==> flow/design.v <==
module processor
(
	input wire clk_i,
	input wire rst_i,
	input wire stall_i,
	output wire [31:0] addr_o,
	input wire [31:0] data_i,
	output wire [31:0] data_o,
	output wire [3:0] data_w_o,
	output wire [2:0] data_mode_o,
	input wire [7:0] extio_in,
	output wire [7:0] extio_out
);
	wire stall_cpu; wire mwait_cpu; wire irq_cpu; wire irq_ack_cpu; wire exception_cpu; wire data_b_cpu; wire data_h_cpu; wire data_access_cpu;
	wire [31:0] irq_vector_cpu; wire [31:0] inst_addr_cpu; wire [31:0] inst_in_cpu; wire [31:0] data_addr_cpu; wire [31:0] data_in_cpu; wire [31:0] data_out_cpu;
	wire [3:0] data_w_cpu;
	assign data_mode_o = {data_b_cpu,data_h_cpu,data_access_cpu};
	datapath core
	(
		.clock(clk_i),
		.reset(rst_i),
		.stall(stall_cpu),
		.mwait(mwait_cpu),
		.irq_vector(irq_vector_cpu),
		.irq(irq_cpu),
		.irq_ack(irq_ack_cpu),
		.exception(exception_cpu),
		.inst_addr(inst_addr_cpu),
		.inst_in(inst_in_cpu),
		.data_addr(data_addr_cpu),
		.data_in(data_in_cpu),
		.data_out(data_out_cpu),
		.data_w(data_w_cpu),
		.data_b(data_b_cpu),
		.data_h(data_h_cpu),
		.data_access(data_access_cpu)
	);
	interrupt_controller int_control
	(
		.clock(clk_i),
		.reset(rst_i),
		.stall(stall_i),
		.stall_cpu(stall_cpu),
		.mwait_cpu(mwait_cpu),
		.irq_vector_cpu(irq_vector_cpu),
		.irq_cpu(irq_cpu),
		.irq_ack_cpu(irq_ack_cpu),
		.exception_cpu(exception_cpu),
		.inst_addr_cpu(inst_addr_cpu),
		.inst_in_cpu(inst_in_cpu),
		.data_addr_cpu(data_addr_cpu),
		.data_in_cpu(data_in_cpu),
		.data_out_cpu(data_out_cpu),
		.data_w_cpu(data_w_cpu),
		.data_access_cpu(data_access_cpu),
		.addr_mem(addr_o),
		.data_read_mem(data_i),
		.data_write_mem(data_o),
		.data_we_mem(data_w_o),
		.extio_in(extio_in),
		.extio_out(extio_out)
	);
endmodule
module datapath
(
	input wire clock,
	input wire reset,
	input wire stall,
	input wire mwait,
	input wire [31:0] irq_vector,
	input wire irq,
	output wire irq_ack,
	output wire exception,
	output wire [31:0] inst_addr,
	input wire [31:0] inst_in,
	output wire [31:0] data_addr,
	input wire [31:0] data_in,
	output reg [31:0] data_out,
	output reg [3:0] data_w,
	output wire data_b,
	output wire data_h,
	output wire data_access
);
	wire [31:0] inst_in_s; reg [31:0] data_in_s; reg [31:0] pc; reg [31:0] pc_last;
	reg [31:0] pc_last2; wire [31:0] pc_plus4; wire [31:0] pc_next;
	wire [31:0] result; wire [31:0] branch; wire [31:0] ext32b;
	wire [31:0] ext32h; wire [31:0] alu_src1; wire [31:0] alu_src2;
	wire [31:12] ext32;
	wire [6:0] opcode; wire [6:0] funct7;
	wire [2:0] funct3;
	wire [3:0] read_reg1; wire [3:0] read_reg2; wire [3:0] write_reg;
	wire [4:0] rs1; wire [4:0] rs2; wire [4:0] rd;
	wire [31:0] write_data; wire [31:0] read_data1; wire [31:0] read_data2;
	wire [31:0] imm_i; wire [31:0] imm_s; wire [31:0] imm_sb;
	wire [31:0] imm_uj; wire [31:0] branch_src1; wire [31:0] branch_src2;
	wire [31:12] imm_u;
	wire wreg; wire zero; wire less_than; wire branch_taken; wire jump_taken; reg stall_reg;
	wire irq_ack_s; reg irq_ack_s_dly; reg bds; wire data_access_s; reg data_access_s_dly;
	wire reg_write_ctl; wire alu_src1_ctl; wire sig_read_ctl; wire reg_to_mem; wire mem_to_reg; wire except;
	wire [1:0] jump_ctl; wire [1:0] mem_write_ctl; wire [1:0] mem_read_ctl;
	wire [2:0] alu_src2_ctl; wire [2:0] branch_ctl;
	wire [3:0] alu_op_ctl;
	reg [4:0] rs1_r; reg [4:0] rs2_r; reg [4:0] rd_r;
	reg [31:0] imm_i_r; reg [31:0] imm_s_r; reg [31:0] imm_sb_r; reg [31:0] imm_uj_r;
	reg [31:12] imm_u_r;
	reg reg_write_ctl_r; reg alu_src1_ctl_r; reg sig_read_ctl_r; reg reg_to_mem_r; reg mem_to_reg_r;
	reg [1:0] jump_ctl_r; reg [1:0] mem_write_ctl_r; reg [1:0] mem_read_ctl_r;
	reg [2:0] alu_src2_ctl_r; reg [2:0] branch_ctl_r;
	reg [3:0] alu_op_ctl_r;
	always @(posedge clock or posedge reset) begin
		if (reset == 1'b1) begin
			pc <= {32{1'b0}};
			pc_last <= {32{1'b0}};
			pc_last2 <= {32{1'b0}};
		end else begin
			if (stall == 1'b0) begin
				pc <= pc_next;
				pc_last <= pc;
				pc_last2 <= pc_last;
			end
		end
	end
	assign pc_plus4 = pc + 4;
	assign pc_next = (irq == 1'b1 && irq_ack_s == 1'b1) || except == 1'b1 ? 
	irq_vector : branch_taken == 1'b1 || jump_taken == 1'b1 ? 
	branch : data_access_s == 1'b1 ?
	pc_last : pc_plus4;
	assign irq_ack_s = irq == 1'b1 && bds == 1'b0 && branch_taken == 1'b0 && jump_taken == 1'b0 && reg_to_mem_r == 1'b0 && mem_to_reg_r == 1'b0 ? 1'b1 : 1'b0;
	assign irq_ack = irq_ack_s_dly;
	assign exception = except == 1'b1 ? 1'b1 : 1'b0;
	always @(posedge clock or posedge reset) begin
		if (reset == 1'b1) begin
			irq_ack_s_dly <= 1'b0;
			bds <= 1'b0;
			data_access_s_dly <= 1'b0;
			stall_reg <= 1'b0;
		end else begin
			stall_reg <= stall;
			if (stall == 1'b0) begin
				data_access_s_dly <= data_access_s;
				if (mwait == 1'b0) begin
					irq_ack_s_dly <= irq_ack_s;
					if (branch_taken == 1'b1 || jump_taken == 1'b1) begin
						bds <= 1'b1;
					end
					else begin
						bds <= 1'b0;
					end
				end
			end
		end
	end
	assign inst_in_s = data_access_s == 1'b1 || except == 1'b1 || branch_taken == 1'b1 || 
		jump_taken == 1'b1 || bds == 1'b1 || irq_ack_s == 1'b1 ? 32'h00000000 : 
		{inst_in[7:0],inst_in[15:8],inst_in[23:16],inst_in[31:24]};
	assign opcode = inst_in_s[6:0];
	assign funct3 = inst_in_s[14:12];
	assign funct7 = inst_in_s[31:25];
	assign rd = inst_in_s[11:7];
	assign rs1 = inst_in_s[19:15];
	assign rs2 = inst_in_s[24:20];
	assign imm_i = {ext32[31:12],inst_in_s[31:20]};
	assign imm_s = {ext32[31:12],inst_in_s[31:25],inst_in_s[11:7]};
	assign imm_sb = {ext32[31:13],inst_in_s[31],inst_in_s[7],inst_in_s[30:25],inst_in_s[11:8],1'b0};
	assign imm_u = inst_in_s[31:12];
	assign imm_uj = {ext32[31:21],inst_in_s[31],inst_in_s[19:12],inst_in_s[20],inst_in_s[30:21],1'b0};
	assign ext32 = inst_in_s[31] == 1'b1 ? {20{1'b1}} : {20{1'b0}};
	control control_unit
	(
		.opcode(opcode),
		.funct3(funct3),
		.funct7(funct7),
		.reg_write(reg_write_ctl),
		.alu_src1(alu_src1_ctl),
		.alu_src2(alu_src2_ctl),
		.alu_op(alu_op_ctl),
		.jump(jump_ctl),
		.branch(branch_ctl),
		.mem_write(mem_write_ctl),
		.mem_read(mem_read_ctl),
		.sig_read(sig_read_ctl)
	);
	assign reg_to_mem = mem_write_ctl != 2'b00 ? 1'b1 : 1'b0;
	assign mem_to_reg = mem_read_ctl != 2'b00 ? 1'b1 : 1'b0;
	always @(posedge clock or posedge reset) begin
		if (reset == 1'b1) begin
			rd_r <= {5{1'b0}};
			rs1_r <= {5{1'b0}};
			rs2_r <= {5{1'b0}};
			imm_i_r <= {32{1'b0}};
			imm_s_r <= {32{1'b0}};
			imm_sb_r <= {32{1'b0}};
			imm_u_r <= {20{1'b0}};
			imm_uj_r <= {32{1'b0}};
			reg_write_ctl_r <= 1'b0;
			alu_src1_ctl_r <= 1'b0;
			alu_src2_ctl_r <= {3{1'b0}};
			alu_op_ctl_r <= {4{1'b0}};
			jump_ctl_r <= {2{1'b0}};
			branch_ctl_r <= {3{1'b0}};
			mem_write_ctl_r <= {2{1'b0}};
			mem_read_ctl_r <= {2{1'b0}};
			sig_read_ctl_r <= 1'b0;
			reg_to_mem_r <= 1'b0;
			mem_to_reg_r <= 1'b0;
		end else begin
			if (stall == 1'b0 && mwait == 1'b0) begin
				rd_r <= rd;
				rs1_r <= rs1;
				rs2_r <= rs2;
				imm_i_r <= imm_i;
				imm_s_r <= imm_s;
				imm_sb_r <= imm_sb;
				imm_u_r <= imm_u;
				imm_uj_r <= imm_uj;
				reg_write_ctl_r <= reg_write_ctl;
				alu_src1_ctl_r <= alu_src1_ctl;
				alu_src2_ctl_r <= alu_src2_ctl;
				alu_op_ctl_r <= alu_op_ctl;
				jump_ctl_r <= jump_ctl;
				branch_ctl_r <= branch_ctl;
				mem_write_ctl_r <= mem_write_ctl;
				mem_read_ctl_r <= mem_read_ctl;
				sig_read_ctl_r <= sig_read_ctl;
				reg_to_mem_r <= reg_to_mem;
				mem_to_reg_r <= mem_to_reg;
			end
		end
	end
	reg_bank register_bank
	(
		.clock(clock),
		.read_reg1(read_reg1),
		.read_reg2(read_reg2),
		.write_reg(write_reg),
		.wreg(wreg),
		.write_data(write_data),
		.read_data1(read_data1),
		.read_data2(read_data2)
	);
	assign read_reg1 = rs1_r[3:0];
	assign read_reg2 = rs2_r[3:0];
	assign write_reg = rd_r[3:0];
	assign wreg = (reg_write_ctl_r | mem_to_reg_r) &  ~mwait &  ~stall_reg;
	alu alu
	(
		.op1(alu_src1),
		.op2(alu_src2),
		.alu_op(alu_op_ctl_r),
		.result(result),
		.zero(zero),
		.less_than(less_than)
	);
	assign alu_src1 = alu_src1_ctl_r == 1'b0 ? read_data1 : pc_last2;
	assign alu_src2 = alu_src2_ctl_r == 3'b000 ? {imm_u_r,12'h000} : alu_src2_ctl_r == 3'b001 ? 
		imm_i_r : alu_src2_ctl_r == 3'b010 ? imm_s_r : alu_src2_ctl_r == 3'b011 ? 
		pc : alu_src2_ctl_r == 3'b100 ? {24'h000000,3'b000,rs2_r} : read_data2;
	assign branch_src1 = jump_ctl_r == 2'b11 ? read_data1 : pc_last2;
	assign branch_src2 = jump_ctl_r == 2'b10 ? imm_uj_r : jump_ctl_r == 2'b11 ? imm_i_r : imm_sb_r;
	assign branch = branch_src1 + branch_src2;
	assign branch_taken = (zero == 1'b1 && branch_ctl_r == 3'b001) || 
		(zero == 1'b0 && branch_ctl_r == 3'b010) || (less_than == 1'b1 && branch_ctl_r == 3'b011) || 
		(less_than == 1'b0 && branch_ctl_r == 3'b100) || (less_than == 1'b1 && branch_ctl_r == 3'b101) || 
		(less_than == 1'b0 && branch_ctl_r == 3'b110) ? 1'b1 : 1'b0;
	assign except = branch_ctl_r == 3'b111 ? 1'b1 : 1'b0;
	assign jump_taken = jump_ctl_r != 2'b00 ? 1'b1 : 1'b0;
	assign inst_addr = pc;
	assign data_addr = result;
	assign data_b = mem_read_ctl_r == 2'b01 || mem_write_ctl_r == 2'b01 ? 1'b1 : 1'b0;
	assign data_h = mem_read_ctl_r == 2'b10 || mem_write_ctl_r == 2'b10 ? 1'b1 : 1'b0;
	assign data_access_s = reg_to_mem_r == 1'b1 || mem_to_reg_r == 1'b1 ? 1'b1 : 1'b0;
	assign data_access = data_access_s == 1'b1 && data_access_s_dly == 1'b0 ? 1'b1 : 1'b0;
	always @(mem_write_ctl_r, result, read_data2) begin
		case (mem_write_ctl_r)
		2'b11 : begin
			data_out <= {read_data2[7:0],read_data2[15:8],read_data2[23:16],read_data2[31:24]};
			data_w <= 4'b1111;
		end
		2'b01 : begin
			data_out <= {read_data2[7:0],read_data2[7:0],read_data2[7:0],read_data2[7:0]};
			case (result[1:0])
			2'b11 : begin data_w <= 4'b0001; end
			2'b10 : begin data_w <= 4'b0010; end
			2'b01 : begin data_w <= 4'b0100; end
			default : begin data_w <= 4'b1000; end
			endcase
		end
		2'b10 : begin
			data_out <= {read_data2[7:0],read_data2[15:8],read_data2[7:0],read_data2[15:8]};
			case (result[1])
			1'b1 : begin data_w <= 4'b0011; end
			default : begin data_w <= 4'b1100; end
			endcase
			end
		default : begin
			data_out <= {read_data2[7:0],read_data2[15:8],read_data2[23:16],read_data2[31:24]};
			data_w <= 4'b0000;
		end
		endcase
	end
	always @(mem_read_ctl_r, result, data_in) begin
		case (mem_read_ctl_r)
		2'b01 : begin
			case (result[1:0])
			2'b11 : begin data_in_s <= {24'h000000,data_in[7:0]}; end
			2'b10 : begin data_in_s <= {24'h000000,data_in[15:8]}; end
			2'b01 : begin data_in_s <= {24'h000000,data_in[23:16]}; end
			default : begin data_in_s <= {24'h000000,data_in[31:24]}; end
			endcase
		end
		2'b10 : begin
			case (result[1])
			1'b1 : begin data_in_s <= {16'h0000,data_in[7:0],data_in[15:8]}; end
			default : begin data_in_s <= {16'h0000,data_in[23:16],data_in[31:24]}; end
			endcase
		end
		default : begin
			data_in_s <= {data_in[7:0],data_in[15:8],data_in[23:16],data_in[31:24]};
		end
		endcase
	end
	assign ext32b = (data_in_s[7] == 1'b0 || sig_read_ctl_r == 1'b0) ? 
		{24'h000000,data_in_s[7:0]} : {24'hffffff,data_in_s[7:0]};
	assign ext32h = (data_in_s[15] == 1'b0 || sig_read_ctl_r == 1'b0) ? 
		{16'h0000,data_in_s[15:0]} : {16'hffff,data_in_s[15:0]};
	assign write_data = mem_read_ctl_r == 2'b11 ? data_in_s : mem_read_ctl_r == 2'b01 ? 
		ext32b : mem_read_ctl_r == 2'b10 ? ext32h : jump_taken == 1'b1 ? 
		pc_last : result;
endmodule
module control
(
	input wire [6:0] opcode,
	input wire [2:0] funct3,
	input wire [6:0] funct7,
	output reg reg_write,
	output reg alu_src1,
	output reg [2:0] alu_src2,
	output reg [3:0] alu_op,
	output reg [1:0] jump,
	output reg [2:0] branch,
	output reg [1:0] mem_write,
	output reg [1:0] mem_read,
	output reg sig_read
);
	always @(opcode, funct3, funct7) begin
		case (opcode)			 
		7'b0110111 : begin		 
			reg_write <= 1'b1;
			alu_src1 <= 1'b0;
			alu_src2 <= 3'b000;
			alu_op <= 4'b0110;
			jump <= 2'b00;
			branch <= 3'b000;
			mem_write <= 2'b00;
			mem_read <= 2'b00;
			sig_read <= 1'b0;
		end
		7'b0010111 : begin		 
			reg_write <= 1'b1;
			alu_src1 <= 1'b1;
			alu_src2 <= 3'b000;
			alu_op <= 4'b0100;
			jump <= 2'b00;
			branch <= 3'b000;
			mem_write <= 2'b00;
			mem_read <= 2'b00;
			sig_read <= 1'b0;
		end
		7'b1101111 : begin		 
			reg_write <= 1'b1;
			alu_src1 <= 1'b0;
			alu_src2 <= 3'b011;
			alu_op <= 4'b0110;
			jump <= 2'b10;
			branch <= 3'b000;
			mem_write <= 2'b00;
			mem_read <= 2'b00;
			sig_read <= 1'b0;
		end
		7'b1100111 : begin		 
			reg_write <= 1'b1;
			alu_src1 <= 1'b0;
			alu_src2 <= 3'b011;
			alu_op <= 4'b0110;
			jump <= 2'b11;
			branch <= 3'b000;
			mem_write <= 2'b00;
			mem_read <= 2'b00;
			sig_read <= 1'b0;
		end
		7'b1100011 : begin		 
			case (funct3)
			3'b000 : begin		 
				reg_write <= 1'b0;
				alu_src1 <= 1'b0;
				alu_src2 <= 3'b101;
				alu_op <= 4'b0101;
				jump <= 2'b00;
				branch <= 3'b001;
				mem_write <= 2'b00;
				mem_read <= 2'b00;
				sig_read <= 1'b0;
			end
			3'b001 : begin		 
				reg_write <= 1'b0;
				alu_src1 <= 1'b0;
				alu_src2 <= 3'b101;
				alu_op <= 4'b0101;
				jump <= 2'b00;
				branch <= 3'b010;
				mem_write <= 2'b00;
				mem_read <= 2'b00;
				sig_read <= 1'b0;
			end
			3'b100 : begin		 
				reg_write <= 1'b0;
				alu_src1 <= 1'b0;
				alu_src2 <= 3'b101;
				alu_op <= 4'b0111;
				jump <= 2'b00;
				branch <= 3'b011;
				mem_write <= 2'b00;
				mem_read <= 2'b00;
				sig_read <= 1'b0;
			end
			3'b101 : begin		 
				reg_write <= 1'b0;
				alu_src1 <= 1'b0;
				alu_src2 <= 3'b101;
				alu_op <= 4'b0111;
				jump <= 2'b00;
				branch <= 3'b100;
				mem_write <= 2'b00;
				mem_read <= 2'b00;
				sig_read <= 1'b0;
			end
			3'b110 : begin		 
				reg_write <= 1'b0;
				alu_src1 <= 1'b0;
				alu_src2 <= 3'b101;
				alu_op <= 4'b1000;
				jump <= 2'b00;
				branch <= 3'b101;
				mem_write <= 2'b00;
				mem_read <= 2'b00;
				sig_read <= 1'b0;
			end
			3'b111 : begin		 
				reg_write <= 1'b0;
				alu_src1 <= 1'b0;
				alu_src2 <= 3'b101;
				alu_op <= 4'b1000;
				jump <= 2'b00;
				branch <= 3'b110;
				mem_write <= 2'b00;
				mem_read <= 2'b00;
				sig_read <= 1'b0;
			end
			default : begin
				reg_write <= 1'b0;
				alu_src1 <= 1'b0;
				alu_src2 <= 3'b000;
				alu_op <= 4'b0000;
				jump <= 2'b00;
				branch <= 3'b000;
				mem_write <= 2'b00;
				mem_read <= 2'b00;
				sig_read <= 1'b0;
			end
			endcase
		end
		7'b0000011 : begin		 
			case (funct3)
			3'b000 : begin		 
				reg_write <= 1'b1;
				alu_src1 <= 1'b0;
				alu_src2 <= 3'b001;
				alu_op <= 4'b0100;
				jump <= 2'b00;
				branch <= 3'b000;
				mem_write <= 2'b00;
				mem_read <= 2'b01;
				sig_read <= 1'b1;
			end
			3'b001 : begin		 
				reg_write <= 1'b1;
				alu_src1 <= 1'b0;
				alu_src2 <= 3'b001;
				alu_op <= 4'b0100;
				jump <= 2'b00;
				branch <= 3'b000;
				mem_write <= 2'b00;
				mem_read <= 2'b10;
				sig_read <= 1'b1;
			end
			3'b010 : begin		 
				reg_write <= 1'b1;
				alu_src1 <= 1'b0;
				alu_src2 <= 3'b001;
				alu_op <= 4'b0100;
				jump <= 2'b00;
				branch <= 3'b000;
				mem_write <= 2'b00;
				mem_read <= 2'b11;
				sig_read <= 1'b1;
			end
			3'b100 : begin		 
				reg_write <= 1'b1;
				alu_src1 <= 1'b0;
				alu_src2 <= 3'b001;
				alu_op <= 4'b0100;
				jump <= 2'b00;
				branch <= 3'b000;
				mem_write <= 2'b00;
				mem_read <= 2'b01;
				sig_read <= 1'b0;
			end
			3'b101 : begin		 
				reg_write <= 1'b1;
				alu_src1 <= 1'b0;
				alu_src2 <= 3'b001;
				alu_op <= 4'b0100;
				jump <= 2'b00;
				branch <= 3'b000;
				mem_write <= 2'b00;
				mem_read <= 2'b10;
				sig_read <= 1'b0;
			end
			default : begin
				reg_write <= 1'b0;
				alu_src1 <= 1'b0;
				alu_src2 <= 3'b000;
				alu_op <= 4'b0000;
				jump <= 2'b00;
				branch <= 3'b000;
				mem_write <= 2'b00;
				mem_read <= 2'b00;
				sig_read <= 1'b0;
			end
			endcase
		end
		7'b0100011 : begin		 
			case (funct3)
			3'b000 : begin		 
				reg_write <= 1'b0;
				alu_src1 <= 1'b0;
				alu_src2 <= 3'b010;
				alu_op <= 4'b0100;
				jump <= 2'b00;
				branch <= 3'b000;
				mem_write <= 2'b01;
				mem_read <= 2'b00;
				sig_read <= 1'b0;
			end
			3'b001 : begin		 
				reg_write <= 1'b0;
				alu_src1 <= 1'b0;
				alu_src2 <= 3'b010;
				alu_op <= 4'b0100;
				jump <= 2'b00;
				branch <= 3'b000;
				mem_write <= 2'b10;
				mem_read <= 2'b00;
				sig_read <= 1'b0;
			end
			3'b010 : begin		 
				reg_write <= 1'b0;
				alu_src1 <= 1'b0;
				alu_src2 <= 3'b010;
				alu_op <= 4'b0100;
				jump <= 2'b00;
				branch <= 3'b000;
				mem_write <= 2'b11;
				mem_read <= 2'b00;
				sig_read <= 1'b0;
			end
			default : begin
				reg_write <= 1'b0;
				alu_src1 <= 1'b0;
				alu_src2 <= 3'b000;
				alu_op <= 4'b0000;
				jump <= 2'b00;
				branch <= 3'b000;
				mem_write <= 2'b00;
				mem_read <= 2'b00;
				sig_read <= 1'b0;
			end
			endcase
		end
		7'b0010011 : begin		 
			case (funct3)
			3'b000 : begin		 
				reg_write <= 1'b1;
				alu_src1 <= 1'b0;
				alu_src2 <= 3'b001;
				alu_op <= 4'b0100;
				jump <= 2'b00;
				branch <= 3'b000;
				mem_write <= 2'b00;
				mem_read <= 2'b00;
				sig_read <= 1'b0;
			end
			3'b010 : begin		 
				reg_write <= 1'b1;
				alu_src1 <= 1'b0;
				alu_src2 <= 3'b001;
				alu_op <= 4'b0111;
				jump <= 2'b00;
				branch <= 3'b000;
				mem_write <= 2'b00;
				mem_read <= 2'b00;
				sig_read <= 1'b0;
			end
			3'b011 : begin		 
				reg_write <= 1'b1;
				alu_src1 <= 1'b0;
				alu_src2 <= 3'b001;
				alu_op <= 4'b1000;
				jump <= 2'b00;
				branch <= 3'b000;
				mem_write <= 2'b00;
				mem_read <= 2'b00;
				sig_read <= 1'b0;
			end
			3'b100 : begin		 
				reg_write <= 1'b1;
				alu_src1 <= 1'b0;
				alu_src2 <= 3'b001;
				alu_op <= 4'b0010;
				jump <= 2'b00;
				branch <= 3'b000;
				mem_write <= 2'b00;
				mem_read <= 2'b00;
				sig_read <= 1'b0;
			end
			3'b110 : begin		 
				reg_write <= 1'b1;
				alu_src1 <= 1'b0;
				alu_src2 <= 3'b001;
				alu_op <= 4'b0001;
				jump <= 2'b00;
				branch <= 3'b000;
				mem_write <= 2'b00;
				mem_read <= 2'b00;
				sig_read <= 1'b0;
			end
			3'b111 : begin		 
				reg_write <= 1'b1;
				alu_src1 <= 1'b0;
				alu_src2 <= 3'b001;
				alu_op <= 4'b0000;
				jump <= 2'b00;
				branch <= 3'b000;
				mem_write <= 2'b00;
				mem_read <= 2'b00;
				sig_read <= 1'b0;
			end
			3'b001 : begin		 
				reg_write <= 1'b1;
				alu_src1 <= 1'b0;
				alu_src2 <= 3'b100;
				alu_op <= 4'b1001;
				jump <= 2'b00;
				branch <= 3'b000;
				mem_write <= 2'b00;
				mem_read <= 2'b00;
				sig_read <= 1'b0;
			end
			3'b101 : begin
				case (funct7)
				7'b0000000 : begin	 
					reg_write <= 1'b1;
					alu_src1 <= 1'b0;
					alu_src2 <= 3'b100;
					alu_op <= 4'b1010;
					jump <= 2'b00;
					branch <= 3'b000;
					mem_write <= 2'b00;
					mem_read <= 2'b00;
					sig_read <= 1'b0;
				end
				7'b0100000 : begin	 
					reg_write <= 1'b1;
					alu_src1 <= 1'b0;
					alu_src2 <= 3'b100;
					alu_op <= 4'b1100;
					jump <= 2'b00;
					branch <= 3'b000;
					mem_write <= 2'b00;
					mem_read <= 2'b00;
					sig_read <= 1'b0;
				end
				default : begin
					reg_write <= 1'b0;
					alu_src1 <= 1'b0;
					alu_src2 <= 3'b000;
					alu_op <= 4'b0000;
					jump <= 2'b00;
					branch <= 3'b000;
					mem_write <= 2'b00;
					mem_read <= 2'b00;
					sig_read <= 1'b0;
				end
				endcase
			end
			default : begin
				reg_write <= 1'b0;
				alu_src1 <= 1'b0;
				alu_src2 <= 3'b000;
				alu_op <= 4'b0000;
				jump <= 2'b00;
				branch <= 3'b000;
				mem_write <= 2'b00;
				mem_read <= 2'b00;
				sig_read <= 1'b0;
			end
			endcase
		end
		7'b0110011 : begin		 
			case (funct3)
			3'b000 : begin
				case (funct7)
				7'b0000000 : begin
				reg_write <= 1'b1;
				alu_src1 <= 1'b0;
				alu_src2 <= 3'b101;
				alu_op <= 4'b0100;
				jump <= 2'b00;
				branch <= 3'b000;
				mem_write <= 2'b00;
				mem_read <= 2'b00;
				sig_read <= 1'b0;
				end
				7'b0100000 : begin
				reg_write <= 1'b1;
				alu_src1 <= 1'b0;
				alu_src2 <= 3'b101;
				alu_op <= 4'b0101;
				jump <= 2'b00;
				branch <= 3'b000;
				mem_write <= 2'b00;
				mem_read <= 2'b00;
				sig_read <= 1'b0;
				end
				default : begin
				reg_write <= 1'b0;
				alu_src1 <= 1'b0;
				alu_src2 <= 3'b000;
				alu_op <= 4'b0000;
				jump <= 2'b00;
				branch <= 3'b000;
				mem_write <= 2'b00;
				mem_read <= 2'b00;
				sig_read <= 1'b0;
				end
				endcase
			end
			3'b001 : begin			 
				reg_write <= 1'b1;
				alu_src1 <= 1'b0;
				alu_src2 <= 3'b101;
				alu_op <= 4'b1001;
				jump <= 2'b00;
				branch <= 3'b000;
				mem_write <= 2'b00;
				mem_read <= 2'b00;
				sig_read <= 1'b0;
			end
			3'b010 : begin			 
				reg_write <= 1'b1;
				alu_src1 <= 1'b0;
				alu_src2 <= 3'b101;
				alu_op <= 4'b0111;
				jump <= 2'b00;
				branch <= 3'b000;
				mem_write <= 2'b00;
				mem_read <= 2'b00;
				sig_read <= 1'b0;
			end
			3'b011 : begin			 
				reg_write <= 1'b1;
				alu_src1 <= 1'b0;
				alu_src2 <= 3'b101;
				alu_op <= 4'b1000;
				jump <= 2'b00;
				branch <= 3'b000;
				mem_write <= 2'b00;
				mem_read <= 2'b00;
				sig_read <= 1'b0;
			end
			3'b100 : begin			 
				reg_write <= 1'b1;
				alu_src1 <= 1'b0;
				alu_src2 <= 3'b101;
				alu_op <= 4'b0010;
				jump <= 2'b00;
				branch <= 3'b000;
				mem_write <= 2'b00;
				mem_read <= 2'b00;
				sig_read <= 1'b0;
			end
			3'b101 : begin
				case (funct7)		
				7'b0000000 : begin	 
					reg_write <= 1'b1;
					alu_src1 <= 1'b0;
					alu_src2 <= 3'b101;
					alu_op <= 4'b1010;
					jump <= 2'b00;
					branch <= 3'b000;
					mem_write <= 2'b00;
					mem_read <= 2'b00;
					sig_read <= 1'b0;
				end
				7'b0100000 : begin	 
					reg_write <= 1'b1;
					alu_src1 <= 1'b0;
					alu_src2 <= 3'b101;
					alu_op <= 4'b1100;
					jump <= 2'b00;
					branch <= 3'b000;
					mem_write <= 2'b00;
					mem_read <= 2'b00;
					sig_read <= 1'b0;
				end
				default : begin
					reg_write <= 1'b0;
					alu_src1 <= 1'b0;
					alu_src2 <= 3'b000;
					alu_op <= 4'b0000;
					jump <= 2'b00;
					branch <= 3'b000;
					mem_write <= 2'b00;
					mem_read <= 2'b00;
					sig_read <= 1'b0;
				end
				endcase
			end
			3'b110 : begin			 
				reg_write <= 1'b1;
				alu_src1 <= 1'b0;
				alu_src2 <= 3'b101;
				alu_op <= 4'b0001;
				jump <= 2'b00;
				branch <= 3'b000;
				mem_write <= 2'b00;
				mem_read <= 2'b00;
				sig_read <= 1'b0;
			end
			3'b111 : begin			 
				reg_write <= 1'b1;
				alu_src1 <= 1'b0;
				alu_src2 <= 3'b101;
				alu_op <= 4'b0000;
				jump <= 2'b00;
				branch <= 3'b000;
				mem_write <= 2'b00;
				mem_read <= 2'b00;
				sig_read <= 1'b0;
			end
			default : begin
				reg_write <= 1'b0;
				alu_src1 <= 1'b0;
				alu_src2 <= 3'b000;
				alu_op <= 4'b0000;
				jump <= 2'b00;
				branch <= 3'b000;
				mem_write <= 2'b00;
				mem_read <= 2'b00;
				sig_read <= 1'b0;
			end
			endcase
		end
		7'b1110011 : begin		 
			reg_write <= 1'b0;
			alu_src1 <= 1'b0;
			alu_src2 <= 3'b000;
			alu_op <= 4'b0000;
			jump <= 2'b00;
			branch <= 3'b111;
			mem_write <= 2'b00;
			mem_read <= 2'b00;
			sig_read <= 1'b0;
		end
		default : begin
			reg_write <= 1'b0;
			alu_src1 <= 1'b0;
			alu_src2 <= 3'b000;
			alu_op <= 4'b0000;
			jump <= 2'b00;
			branch <= 3'b000;
			mem_write <= 2'b00;
			mem_read <= 2'b00;
			sig_read <= 1'b0;
		end
		endcase
	end
endmodule
module reg_bank
(
	input wire clock,
	input wire [3:0] read_reg1,
	input wire [3:0] read_reg2,
	input wire [3:0] write_reg,
	input wire wreg,
	input wire [31:0] write_data,
	output wire [31:0] read_data1,
	output wire [31:0] read_data2
);
	reg [31:0] registers[0:15];
	always @(posedge clock) begin
		if (write_reg != 4'b0000 && wreg == 1'b1) begin
			registers[write_reg] <= write_data;
		end
	end
	assign read_data1 = read_reg1 != 4'b0000 ? registers[read_reg1] : {32{1'b0}};
	assign read_data2 = read_reg2 != 4'b0000 ? registers[read_reg2] : {32{1'b0}};
endmodule
module alu
(
	input wire [31:0] op1,
	input wire [31:0] op2,
	input wire [3:0] alu_op,
	output wire [31:0] result,
	output wire zero,
	output wire less_than
);
	reg [31:0] r; wire [31:0] shift;
	wire [4:0] shift_op2;
	wire [32:0] addsub;
	wire less; wire lshift; wire logical;
	always @(op1, op2, alu_op, addsub, less, shift_op2, shift) begin
		case (alu_op)
		4'b0000 : begin r <= op1 & op2; end
		4'b0001 : begin r <= op1 | op2; end
		4'b0010 : begin r <= op1 ^ op2; end
		4'b0100, 4'b0101 : begin r <= addsub[31:0]; end
		4'b0110 : begin r <= op2; end
		4'b0111,4'b1000 : begin r <= {28'h0000000,3'b000,less}; end
		default : begin r <= shift; end
		endcase
	end
	assign addsub = alu_op > 4'b0100 ? ({1'b0,op1}) - ({1'b0,op2}) : ({1'b0,op1}) + ({1'b0,op2});
	assign less = op1[31] == op2[31] || alu_op == 4'b1000 ? addsub[32] : op1[31];
	assign less_than = less;
	assign zero =  ~(r[31] | r[30] | r[29] | r[28] | r[27] | r[26] | 
		r[25] | r[24] | r[23] | r[22] | r[21] | r[20] | r[19] | 
		r[18] | r[17] | r[16] | r[15] | r[14] | r[13] | r[12] | 
		r[11] | r[10] | r[9] | r[8] | r[7] | r[6] | r[5] | r[4] | 
		r[3] | r[2] | r[1] | r[0]);
	assign shift_op2 = op2[4:0];
	assign lshift = alu_op[0] == 1'b1 ? 1'b1 : 1'b0;
	assign logical = alu_op[2] == 1'b0 ? 1'b1 : 1'b0;
	bshift barrel_shifter
	(
		.lshift(lshift),
		.logical(logical),
		.shift(shift_op2),
		.in(op1),
		.out(shift)
	);
	assign result = r;
endmodule
module bshift
(
	input wire lshift,
	input wire logical,
	input wire [4:0] shift,
	input wire [31:0] in,
	output wire [31:0] out
);
	wire [31:0] shift1l; wire [31:0] shift2l; wire [31:0] shift4l; wire [31:0] shift8l; wire [31:0] shift16l;
	wire [31:0] shift1r; wire [31:0] shift2r; wire [31:0] shift4r; wire [31:0] shift8r; wire [31:0] shift16r;
	wire [31:16] fill;
	assign fill = logical == 1'b0 ? {16{in[31]}} : 16'h0000;
	assign shift1l = shift[0] == 1'b1 ? {in[30:0],1'b0} : in;
	assign shift2l = shift[1] == 1'b1 ? {shift1l[29:0],2'b00} : shift1l;
	assign shift4l = shift[2] == 1'b1 ? {shift2l[27:0],4'h0} : shift2l;
	assign shift8l = shift[3] == 1'b1 ? {shift4l[23:0],8'h00} : shift4l;
	assign shift16l = shift[4] == 1'b1 ? {shift8l[15:0],16'h0000} : shift8l;
	assign shift1r = shift[0] == 1'b1 ? {fill[31],in[31:1]} : in;
	assign shift2r = shift[1] == 1'b1 ? {fill[31:30],shift1r[31:2]} : shift1r;
	assign shift4r = shift[2] == 1'b1 ? {fill[31:28],shift2r[31:4]} : shift2r;
	assign shift8r = shift[3] == 1'b1 ? {fill[31:24],shift4r[31:8]} : shift4r;
	assign shift16r = shift[4] == 1'b1 ? {fill[31:16],shift8r[31:16]} : shift8r;
	assign out = lshift == 1'b0 ? shift16r : shift16l;
endmodule
module interrupt_controller
(
	input wire clock,
	input wire reset,
	input wire stall,
	output wire stall_cpu,
	output wire mwait_cpu,
	output wire [31:0] irq_vector_cpu,
	output wire irq_cpu,
	input wire irq_ack_cpu,
	input wire exception_cpu,
	input wire [31:0] inst_addr_cpu,
	output wire [31:0] inst_in_cpu,
	input wire [31:0] data_addr_cpu,
	output wire [31:0] data_in_cpu,
	input wire [31:0] data_out_cpu,
	input wire [3:0] data_w_cpu,
	input wire data_access_cpu,
	output wire [31:0] addr_mem,
	input wire [31:0] data_read_mem,
	output wire [31:0] data_write_mem,
	output wire [3:0] data_we_mem,
	input wire [7:0] extio_in,
	output wire [7:0] extio_out
);
	wire [7:0] irq_cause; reg [7:0] irq_mask_reg; reg [7:0] irq_status_reg; reg [7:0] extio_out_reg;
	reg [31:0] periph_data; reg [31:0] irq_vector_reg; reg [31:0] irq_epc_reg; reg [31:0] inst_reg;
	wire interrupt; reg irq; reg data_access_cpu_dly;
	parameter [2:0] irq_idle = 0, irq_int = 1, irq_req = 2, irq_ackn = 3, irq_done = 4;
	reg [2:0] pulse_state;
	reg [2:0] pulse_next_state;
	wire periph_access; reg periph_access_dly; wire periph_access_we;
	wire [3:0] data_we_mem_s;
	always @(posedge clock or posedge reset) begin
		if (reset == 1'b1) begin
			periph_data <= {32{1'b0}};
		end else begin
			if (periph_access == 1'b1) begin
			case (data_addr_cpu[7:4])
			4'b0000 : begin periph_data <= irq_vector_reg; end			 
			4'b0001 : begin periph_data <= {irq_cause[7:0],24'h000000}; end		 
			4'b0010 : begin periph_data <= {irq_mask_reg[7:0],24'h000000}; end	 
			4'b0011 : begin periph_data <= {irq_status_reg,24'h000000}; end		 
			4'b0100 : begin 							 
				periph_data <= {irq_epc_reg[7:0],irq_epc_reg[15:8],irq_epc_reg[23:16],irq_epc_reg[31:24]};
			end
			4'b1000 : begin periph_data <= {extio_in,24'h000000}; end		 
			4'b1001 : begin periph_data <= {extio_out_reg,24'h000000}; end		 
			default : begin periph_data <= data_read_mem; end
			endcase
			end
		end
	end
	assign inst_in_cpu = data_access_cpu == 1'b0 ? data_read_mem : inst_reg;
	assign data_in_cpu = periph_access_dly == 1'b0 ? data_read_mem : periph_data;
	always @(posedge clock or posedge reset) begin
		if (reset == 1'b1) begin
			irq_vector_reg <= {32{1'b0}};
			irq_mask_reg <= {8{1'b0}};
			irq_status_reg <= {8{1'b0}};
			extio_out_reg <= {8{1'b0}};
		end else begin
			if (periph_access == 1'b1 && periph_access_we == 1'b1) begin
				case (data_addr_cpu[7:4])
				4'b0000 : begin				 
					irq_vector_reg <= {data_out_cpu[7:0],data_out_cpu[15:8],data_out_cpu[23:16],data_out_cpu[31:24]};
				end
				4'b0010 : begin				 
					irq_mask_reg <= data_out_cpu[31:24];
				end
				4'b0011 : begin				 
					irq_status_reg <= data_out_cpu[31:24];
				end
				4'b1001 : begin				 
					extio_out_reg <= data_out_cpu[31:24];
				end
				default : begin
				end
				endcase
			end
			if (irq_ack_cpu == 1'b1 || exception_cpu == 1'b1) begin
				irq_status_reg[0] <= 1'b0;		 
			end
		end
	end
	always @(posedge clock or posedge reset) begin
		if (reset == 1'b1) begin
			irq_epc_reg <= 32'h00000000;
		end else begin
			if (((irq == 1'b1 && irq_ack_cpu == 1'b0) || exception_cpu == 1'b1)) begin
				irq_epc_reg <= inst_addr_cpu;
			end
		end
	end
	always @(posedge clock or posedge reset) begin
		if (reset == 1'b1) begin
			pulse_state <= irq_idle;
			pulse_next_state <= irq_idle;
			irq <= 1'b0;
		end else begin
			if (stall == 1'b0) begin
				pulse_state <= pulse_next_state;
				case (pulse_state)
				irq_idle : begin
					if (interrupt == 1'b1 && irq_status_reg[0] == 1'b1) begin
						pulse_next_state <= irq_int;
					end
				end
				irq_int : begin
					irq <= 1'b1;
					pulse_next_state <= irq_req;
				end
				irq_req : begin
					if (irq_ack_cpu == 1'b1) begin
						irq <= 1'b0;
						pulse_next_state <= irq_ackn;
					end
				end
				irq_ackn : begin
					pulse_next_state <= irq_done;
				end
				irq_done : begin
					if (irq_status_reg[0] == 1'b1) begin
						pulse_next_state <= irq_idle;
					end
				end
				default : begin
					pulse_next_state <= irq_idle;
				end
				endcase
			end
		end
	end
	always @(posedge clock or posedge reset) begin
		if (reset == 1'b1) begin
			periph_access_dly <= 1'b0;
			data_access_cpu_dly <= 1'b0;
			inst_reg <= {32{1'b0}};
		end else begin
			if (stall == 1'b0) begin
				periph_access_dly <= periph_access;
				data_access_cpu_dly <= data_access_cpu;
				if ((data_access_cpu == 1'b0)) begin
					inst_reg <= data_read_mem;
				end
			end
		end
	end
	assign periph_access = data_addr_cpu[31:27] == 5'b11110 && data_access_cpu == 1'b1 ? 1'b1 : 1'b0;
	assign periph_access_we = periph_access <= 1'b1 && data_w_cpu != 4'b0000 ? 1'b1 : 1'b0;
	assign addr_mem = data_access_cpu == 1'b1 ? data_addr_cpu : inst_addr_cpu;
	assign data_write_mem = data_out_cpu;
	assign data_we_mem_s = data_access_cpu == 1'b1 && periph_access == 1'b0 ? data_w_cpu : 4'b0000;
	assign data_we_mem = data_we_mem_s;
	assign mwait_cpu = data_access_cpu == 1'b1 && data_access_cpu_dly == 1'b0 ? 1'b1 : 1'b0;
	assign stall_cpu = stall;
	assign interrupt = (irq_cause & irq_mask_reg) == 16'h0000 ? 1'b0 : 1'b1;
	assign irq_cause = extio_in;
	assign irq_cpu = irq;
	assign irq_vector_cpu = irq_vector_reg;
	assign extio_out = extio_out_reg;
endmodule
# Step by step through the tools: processor
# The steps from the RTL of processor to its reports follow in flow order.
# Lines are those of the file above, counted from 1.
# Operators: Yosys type, input widths -> output width; for muxes data width and select width s.
# The mark -- stands for no value.
[setup]
top_module = "processor"
clock = "clk_i"
library = "sky130hd"
pvt_corner = "tt_025C_1v80"

# Word level
# Counts by Yosys on the flattened word-level netlist (proc, flatten, opt, wreduce; memories kept). Register bits leave out memories and registers merged into their read ports (data or address). Print and check cells are left out.
# Memory sizes are those after Yosys's memory passes, which may raise the word count (mostly to a power of two), join words into wider ones and drop unused or constant bits.
[word_totals]
inputBits = 43
output_inout_bits = 79
ff_bits = 441
mem_bits_ro = 0
clocked_rd_ports_x_width = 0
ram_bits = 512
elab_cells = 363
n_memories = 1
latch_bits = 0
[op_classes]
addsub = 4
n_reduce_logical = 88
n_shift = 0
mul = 0
mux = 112
n_cmp = 2
n_div = 0
eq_ne = 62
bitwise = 55
[mem_list]
columns = ["memory", "size", "width", "rd", "write_ports", "line", "rtl"]
rows = [
  ["core.register_bank.registers", 16, 32, 2, 1, 910, "reg [31:0] registers[0:15];"],
]
[ops]
columns = ["op", "count"]
rows = [
  ["$mux 32", 36],
  ["$pmux 32 s6", 2],
  ["$pmux 32 s2", 1],
  ["$pmux 4 s8", 2],
  ["$pmux 24 s2", 1],
  ["$pmux 3 s6", 2],
  ["$pmux 4 s3", 3],
  ["$add 32x32->33", 1],
  ["$sub 32x32->33", 1],
  ["$mux 33", 1],
  ["$or 1x1->1", 32],
  ["$add 32x3->32 const B", 1],
  ["$add 32x32->32", 1],
  ["$and 32x32->32", 1],
  ["$or 32x32->32", 1],
  ["$xor 32x32->32", 1],
  ["$mux 16", 2],
  ["$eq 3x3->1 const B", 10],
  ["$eq 7x6->1 const B", 4],
  ["$eq 7x7->1 const B", 4],
  ["$pmux 4 s7", 1],
  ["$mux 1", 28],
  ["$mux 3", 9],
  ["$reduce_or 2->1", 12],
  ["$eq 3x2->1 const B", 8],
  ["$pmux 8 s3", 1],
  ["$logic_and 1x1->1", 22],
  ["$logic_or 1x1->1", 20],
]
# Other operator kinds: 44; their cells: 115.

# Depth
# Longest topological path by Yosys (ltp), each cell counted once; first at word level (registers and memories cut), then after technology mapping (sequential cells cut; the memories' decode and read muxes count).
[depth]
ltp_word = 67
abc_area = 0
ltp_mapped = 39
ltp_nobuf = 28

# Mapped cells and area
# The flow's flattened synthesis, as Yosys stat reports it; memories are mapped. The netlist is that of the ABC_AREA named above (0 if unset); the other value can give another one.
# Totals and module areas in this step are rounded.
[by_type]
columns = ["cell_type", "count", "type_area_um2"]
rows = [
  ["sky130_fd_sc_hd__edfxtp_1", 512, 1.54E+04],
  ["sky130_fd_sc_hd__dfrtp_1", 313, 7.83E+03],
  ["sky130_fd_sc_hd__mux4_2", 292, 6.58E+03],
  ["sky130_fd_sc_hd__mux2_2", 204, 2.3E+03],
  ["sky130_fd_sc_hd__mux2i_1", 191, 1.91E+03],
  ["sky130_fd_sc_hd__nand2_1", 489, 1835.51],
  ["sky130_fd_sc_hd__ha_1", 129, 1.61E+03],
  ["sky130_fd_sc_hd__o21ai_0", 306, 1.53E+03],
  ["sky130_fd_sc_hd__a21oi_1", 278, 1.39E+03],
  ["sky130_fd_sc_hd__nor2_1", 255, 957.168],
  ["sky130_fd_sc_hd__clkbuf_1", 240, 900.864],
  ["sky130_fd_sc_hd__a22o_1", 71, 621.846],
  ["sky130_fd_sc_hd__a222oi_1", 60, 600.576],
  ["sky130_fd_sc_hd__xnor2_1", 68, 595.571],
  ["sky130_fd_sc_hd__a211oi_1", 73, 548.026],
  ["sky130_fd_sc_hd__o211ai_1", 68, 510.49],
  ["sky130_fd_sc_hd__nor3_1", 80, 400.384],
  ["sky130_fd_sc_hd__inv_1", 106, 397.882],
]
# Not listed: further types 89, cells in them 1048.
[synth_totals]
stdcells = 4783
seq_area_um2 = 23200
buf_cells = 394
flip_flops = 826
yosys_area_um2 = 53600
# The figures by module come from a second, unflattened synthesis with its own total; it is not the netlist above.
[unflattened]
cells_unflattened = 4861
area_unflattened_um2 = 53300
# Each row is one instance without its submodules.
[modules]
columns = ["mod", "n_cells", "mod_area_um2", "n_inst", "mod_seq_area_um2"]
rows = [
  ["reg_bank", 1169, 22000, 1, 14400],
  ["datapath", 1623, 12700, 1, 3650],
  ["interrupt_controller", 661, 8280, 1, 4030],
  ["alu", 787, 5340, 1, 0.0],
  ["bshift", 527, 4360, 1, 0.0],
  ["control", 91, 539, 1, 0.0],
  ["processor", 3, 22.5, 1, 0.0],
]

# Worst setup path after synthesis
# Path of least setup slack by OpenSTA after synthesis, without wires, with an ideal clock, recovery checks aside; 20% of the period is set as input and as output delay. Where synthesis merged equal registers, the netlist keeps one of their names.
[synth_timing]
path_type = "register to output"
startpoint = "register core.imm_u_r[22]"
endpoint = "output port data_w_o[2]"
required_time_ps = 9600
path_buffers = 8
tclk_ps = 12000
stages = 35
path_delay_ps = 7306
setup_slack_ps = 2294
launch_ps = 0
t_arrival_ps = 7306
output_delay_ps = 2400
synth_period_reached_ps = 9706
# "path_delay_ps" is the arrival time less input delay plus setup time.
# A path that ends at an output port has no setup time.
# "stages" counts driving pins, that of a launching flip-flop among them; a cell with two outputs on the path counts twice.
# "synth_period_reached_ps" is the clock period less the worst setup slack; recovery checks do not enter. This is arithmetic on one report: input and output delays are still those of the set period (20% each).
# The rows between start and end are the longest chain of elaborated cells between them; the timing report does not say that the signal goes this way. Where chains are equally long, one stands for them.
# A line is the first line of the expression or statement that the cell stems from. Yosys adds cells for indexed reads and writes and turns some case tables into memories.
[synth_via]
cell_sequence = "sky130_fd_sc_hd__dfrtp_1 sky130_fd_sc_hd__buf_4 sky130_fd_sc_hd__buf_6 sky130_fd_sc_hd__buf_4 sky130_fd_sc_hd__buf_6 sky130_fd_sc_hd__mux4_2 sky130_fd_sc_hd__a22oi_1 sky130_fd_sc_hd__o31ai_2 sky130_fd_sc_hd__o21ai_1 sky130_fd_sc_hd__inv_2 sky130_fd_sc_hd__nor2_1 sky130_fd_sc_hd__clkbuf_1 sky130_fd_sc_hd__buf_1 sky130_fd_sc_hd__and3_1 sky130_fd_sc_hd__and2_1 sky130_fd_sc_hd__clkbuf_1 sky130_fd_sc_hd__nor2_1 sky130_fd_sc_hd__xnor2_1 sky130_fd_sc_hd__ha_1 sky130_fd_sc_hd__a211oi_1 sky130_fd_sc_hd__nand2_1 sky130_fd_sc_hd__a2111o_1 sky130_fd_sc_hd__a41oi_1 sky130_fd_sc_hd__o211ai_1 sky130_fd_sc_hd__a41o_1 sky130_fd_sc_hd__a2111o_1 sky130_fd_sc_hd__a311oi_1 sky130_fd_sc_hd__nor2_1 sky130_fd_sc_hd__mux2i_1 sky130_fd_sc_hd__a21oi_2 sky130_fd_sc_hd__clkbuf_1 sky130_fd_sc_hd__nand2_1 sky130_fd_sc_hd__nand2_1 sky130_fd_sc_hd__a21oi_1 sky130_fd_sc_hd__nor2_1"
elab_chain_len = 10
cone_cells = 17
cone_classes = "add/sub (2); eq/ne (4); mux (8); logic (1); reduce/logical (2)"
[synth_rtl]
columns = ["item", "line", "rtl"]
rows = [
  ["start: declaration", 105, "reg [31:12] imm_u_r;"],
  ["start: assignment", 193, "imm_u_r <= {20{1'b0}};"],
  ["start: assignment", 214, "imm_u_r <= imm_u;"],
  ["$mux 32", 255, "assign alu_src2 = alu_src2_ctl_r == 3'b000 ? {imm_u_r,12'h000} : alu_src2_ctl_r == 3'b001 ?"],
  ["$add 32x32->33", 943, "assign addsub = alu_op > 4'b0100 ? ({1'b0,op1}) - ({1'b0,op2}) : ({1'b0,op1}) + ({1'b0,op2});"],
  ["$mux 33", 943, ""],
  ["$pmux 32 s6", 933, "case (alu_op)"],
  ["$eq 5x5->1", 1136, "assign periph_access = data_addr_cpu[31:27] == 5'b11110 && data_access_cpu == 1'b1 ? 1'b1 : 1'b0;"],
  ["$logic_and 1x1->1", 1136, ""],
  ["$mux 1", 1136, ""],
  ["$not 1->1", 1140, "assign data_we_mem_s = data_access_cpu == 1'b1 && periph_access == 1'b0 ? data_w_cpu : 4'b0000;"],
  ["$logic_and 1x1->1", 1140, ""],
  ["$mux 4", 1140, ""],
  ["end: declaration", 9, "output wire [3:0] data_w_o,"],
]
# Some nets on the timed path still bear RTL names; the line given drives or declares the net.
[synth_nets]
columns = ["net", "line", "rtl"]
rows = [
  ["data_o[27]", 8, "output wire [31:0] data_o,"],
]

# Path in the finished layout
# Path of least setup slack in the final report of record 1 (OpenROAD, finished layout, wires in). Where an end is a register, its clock arrival counts in the times.
# The report prints the path's times to 10 ps; the period is as set.
[layout_timing]
path_type = "register to output"
startpoint = "register core.imm_u_r[22]"
endpoint = "output port data_w_o[2]"
tclk_ps = 11900
launch_ps = 730
t_arrival_ps = 9230
setup_slack_ps = 290
path_buffers = 5
required_time_ps = 9520
stages = 28
output_delay_ps = 2380
# The rows between start and end are the longest chain of elaborated cells between them; the timing report does not say that the signal goes this way. Where chains are equally long, one stands for them.
[layout_via]
cell_sequence = "sky130_fd_sc_hd__dfrtp_4 sky130_fd_sc_hd__buf_4 sky130_fd_sc_hd__nor2_1 sky130_fd_sc_hd__buf_4 sky130_fd_sc_hd__a31oi_4 sky130_fd_sc_hd__buf_4 sky130_fd_sc_hd__a21o_2 sky130_fd_sc_hd__buf_6 sky130_fd_sc_hd__ha_1 sky130_fd_sc_hd__nand2_1 sky130_fd_sc_hd__o21ai_0 sky130_fd_sc_hd__fa_1 sky130_fd_sc_hd__a211oi_1 sky130_fd_sc_hd__o21ai_0 sky130_fd_sc_hd__a2111o_1 sky130_fd_sc_hd__a41oi_1 sky130_fd_sc_hd__o211ai_1 sky130_fd_sc_hd__a41o_1 sky130_fd_sc_hd__a2111o_1 sky130_fd_sc_hd__a311oi_1 sky130_fd_sc_hd__nor2_1 sky130_fd_sc_hd__mux2i_1 sky130_fd_sc_hd__a21oi_2 sky130_fd_sc_hd__nand2_1 sky130_fd_sc_hd__nand2_1 sky130_fd_sc_hd__a21oi_1 sky130_fd_sc_hd__nor2_1 sky130_fd_sc_hd__clkdlybuf4s50_1"
elab_chain_len = 10
cone_cells = 17
cone_classes = "add/sub (2); eq/ne (4); mux (8); logic (1); reduce/logical (2)"
[layout_rtl]
columns = ["item", "line", "rtl"]
rows = [
  ["start: declaration", 105, "reg [31:12] imm_u_r;"],
  ["start: assignment", 193, "imm_u_r <= {20{1'b0}};"],
  ["start: assignment", 214, "imm_u_r <= imm_u;"],
  ["$mux 32", 255, "assign alu_src2 = alu_src2_ctl_r == 3'b000 ? {imm_u_r,12'h000} : alu_src2_ctl_r == 3'b001 ?"],
  ["$add 32x32->33", 943, "assign addsub = alu_op > 4'b0100 ? ({1'b0,op1}) - ({1'b0,op2}) : ({1'b0,op1}) + ({1'b0,op2});"],
  ["$mux 33", 943, ""],
  ["$pmux 32 s6", 933, "case (alu_op)"],
  ["$eq 5x5->1", 1136, "assign periph_access = data_addr_cpu[31:27] == 5'b11110 && data_access_cpu == 1'b1 ? 1'b1 : 1'b0;"],
  ["$logic_and 1x1->1", 1136, ""],
  ["$mux 1", 1136, ""],
  ["$not 1->1", 1140, "assign data_we_mem_s = data_access_cpu == 1'b1 && periph_access == 1'b0 ? data_w_cpu : 4'b0000;"],
  ["$logic_and 1x1->1", 1140, ""],
  ["$mux 4", 1140, ""],
  ["end: declaration", 9, "output wire [3:0] data_w_o,"],
]

# 4 stored runs of processor in the flow (synthesis by Yosys, layout by OpenROAD, sky130hd cells), in arbitrary order. Constraints: input delay and output delay 20% of the set period each, output load 0.01 pF.
# "worst_path_time_ps": the worst setup path's part of the clock period (all of it between registers, 20% less for each end at a port) less its slack. A launch clock that arrives late makes it longer, a capture clock that arrives late makes it shorter.
# "worst_path_time_ps" is given in steps of 10 ps.
# Results are given in rounded form.

[[run]]
name = "record 1"
[run.settings]
CORE_UTILIZATION = 40
SETUP_SLACK_MARGIN = -0.03
period_ns = 11.9
CAP_MARGIN = 20
CORE_MARGIN = 2
SLEW_MARGIN = 20
[run.results]
ws_hold_ps = 475
layout_utilization_pct = 45.7
cell_area_final_um2 = 60800
final_setup_ws_ps = 295
synthArea_um2 = 53600
total_die_area_um2 = 137000
worst_path_time_ps = 9230
timing.worst_path_kind = "register to output"
final_setup_tns_ps = 0

[[run]]
name = "record 2"
[run.settings]
CELL_PAD_IN_SITES_DETAIL_PLACEMENT = 1
CELL_PAD_IN_SITES_GLOBAL_PLACEMENT = 3
CORE_MARGIN = 8
CORE_UTILIZATION = 17
CTS_CLUSTER_DIAMETER = 319
CTS_CLUSTER_SIZE = 18
GPL_ROUTABILITY_DRIVEN = 1
GPL_TIMING_DRIVEN = 1
MAX_ROUTING_LAYER = "met5"
MIN_ROUTING_LAYER = "met1"
SETUP_SLACK_MARGIN = 4.02
SLEW_MARGIN = 35
TNS_END_PERCENT = 20
period_ns = 13.7
CAP_MARGIN = 20
[run.results]
ws_hold_ps = 495
layout_utilization_pct = 20.6
cell_area_final_um2 = 64600
final_setup_ws_ps = 3170
synthArea_um2 = 53600
total_die_area_um2 = 333000
worst_path_time_ps = 7790
timing.worst_path_kind = "register to output"
final_setup_tns_ps = 0

[[run]]
name = "record 3"
[run.settings]
ABC_AREA = 1
CAP_MARGIN = 15
CELL_PAD_IN_SITES_DETAIL_PLACEMENT = 1
CELL_PAD_IN_SITES_GLOBAL_PLACEMENT = 1
CORE_ASPECT_RATIO = 0.77
CORE_UTILIZATION = 38
CTS_CLUSTER_DIAMETER = 186
GPL_ROUTABILITY_DRIVEN = 1
GPL_TIMING_DRIVEN = 0
HOLD_SLACK_MARGIN = 0.09
MAX_ROUTING_LAYER = "met4"
PLACE_DENSITY_LB_ADDON = 0.13
TNS_END_PERCENT = 90
period_ns = 12.0
CORE_MARGIN = 2
SLEW_MARGIN = 20
[run.results]
ws_hold_ps = 482
layout_utilization_pct = 44.5
cell_area_final_um2 = 63900
final_setup_ws_ps = 39
synthArea_um2 = 54900
total_die_area_um2 = 147000
worst_path_time_ps = 9560
timing.worst_path_kind = "register to output"
final_setup_tns_ps = 0

[[run]]
name = "record 4"
[run.settings]
CORE_UTILIZATION = 23
period_ns = 11.9
CAP_MARGIN = 20
CORE_MARGIN = 2
SLEW_MARGIN = 20
[run.results]
ws_hold_ps = 477
layout_utilization_pct = 26.9
cell_area_final_um2 = 62400
final_setup_ws_ps = 418
synthArea_um2 = 53600
total_die_area_um2 = 237000
worst_path_time_ps = 9100
timing.worst_path_kind = "register to output"
final_setup_tns_ps = 0
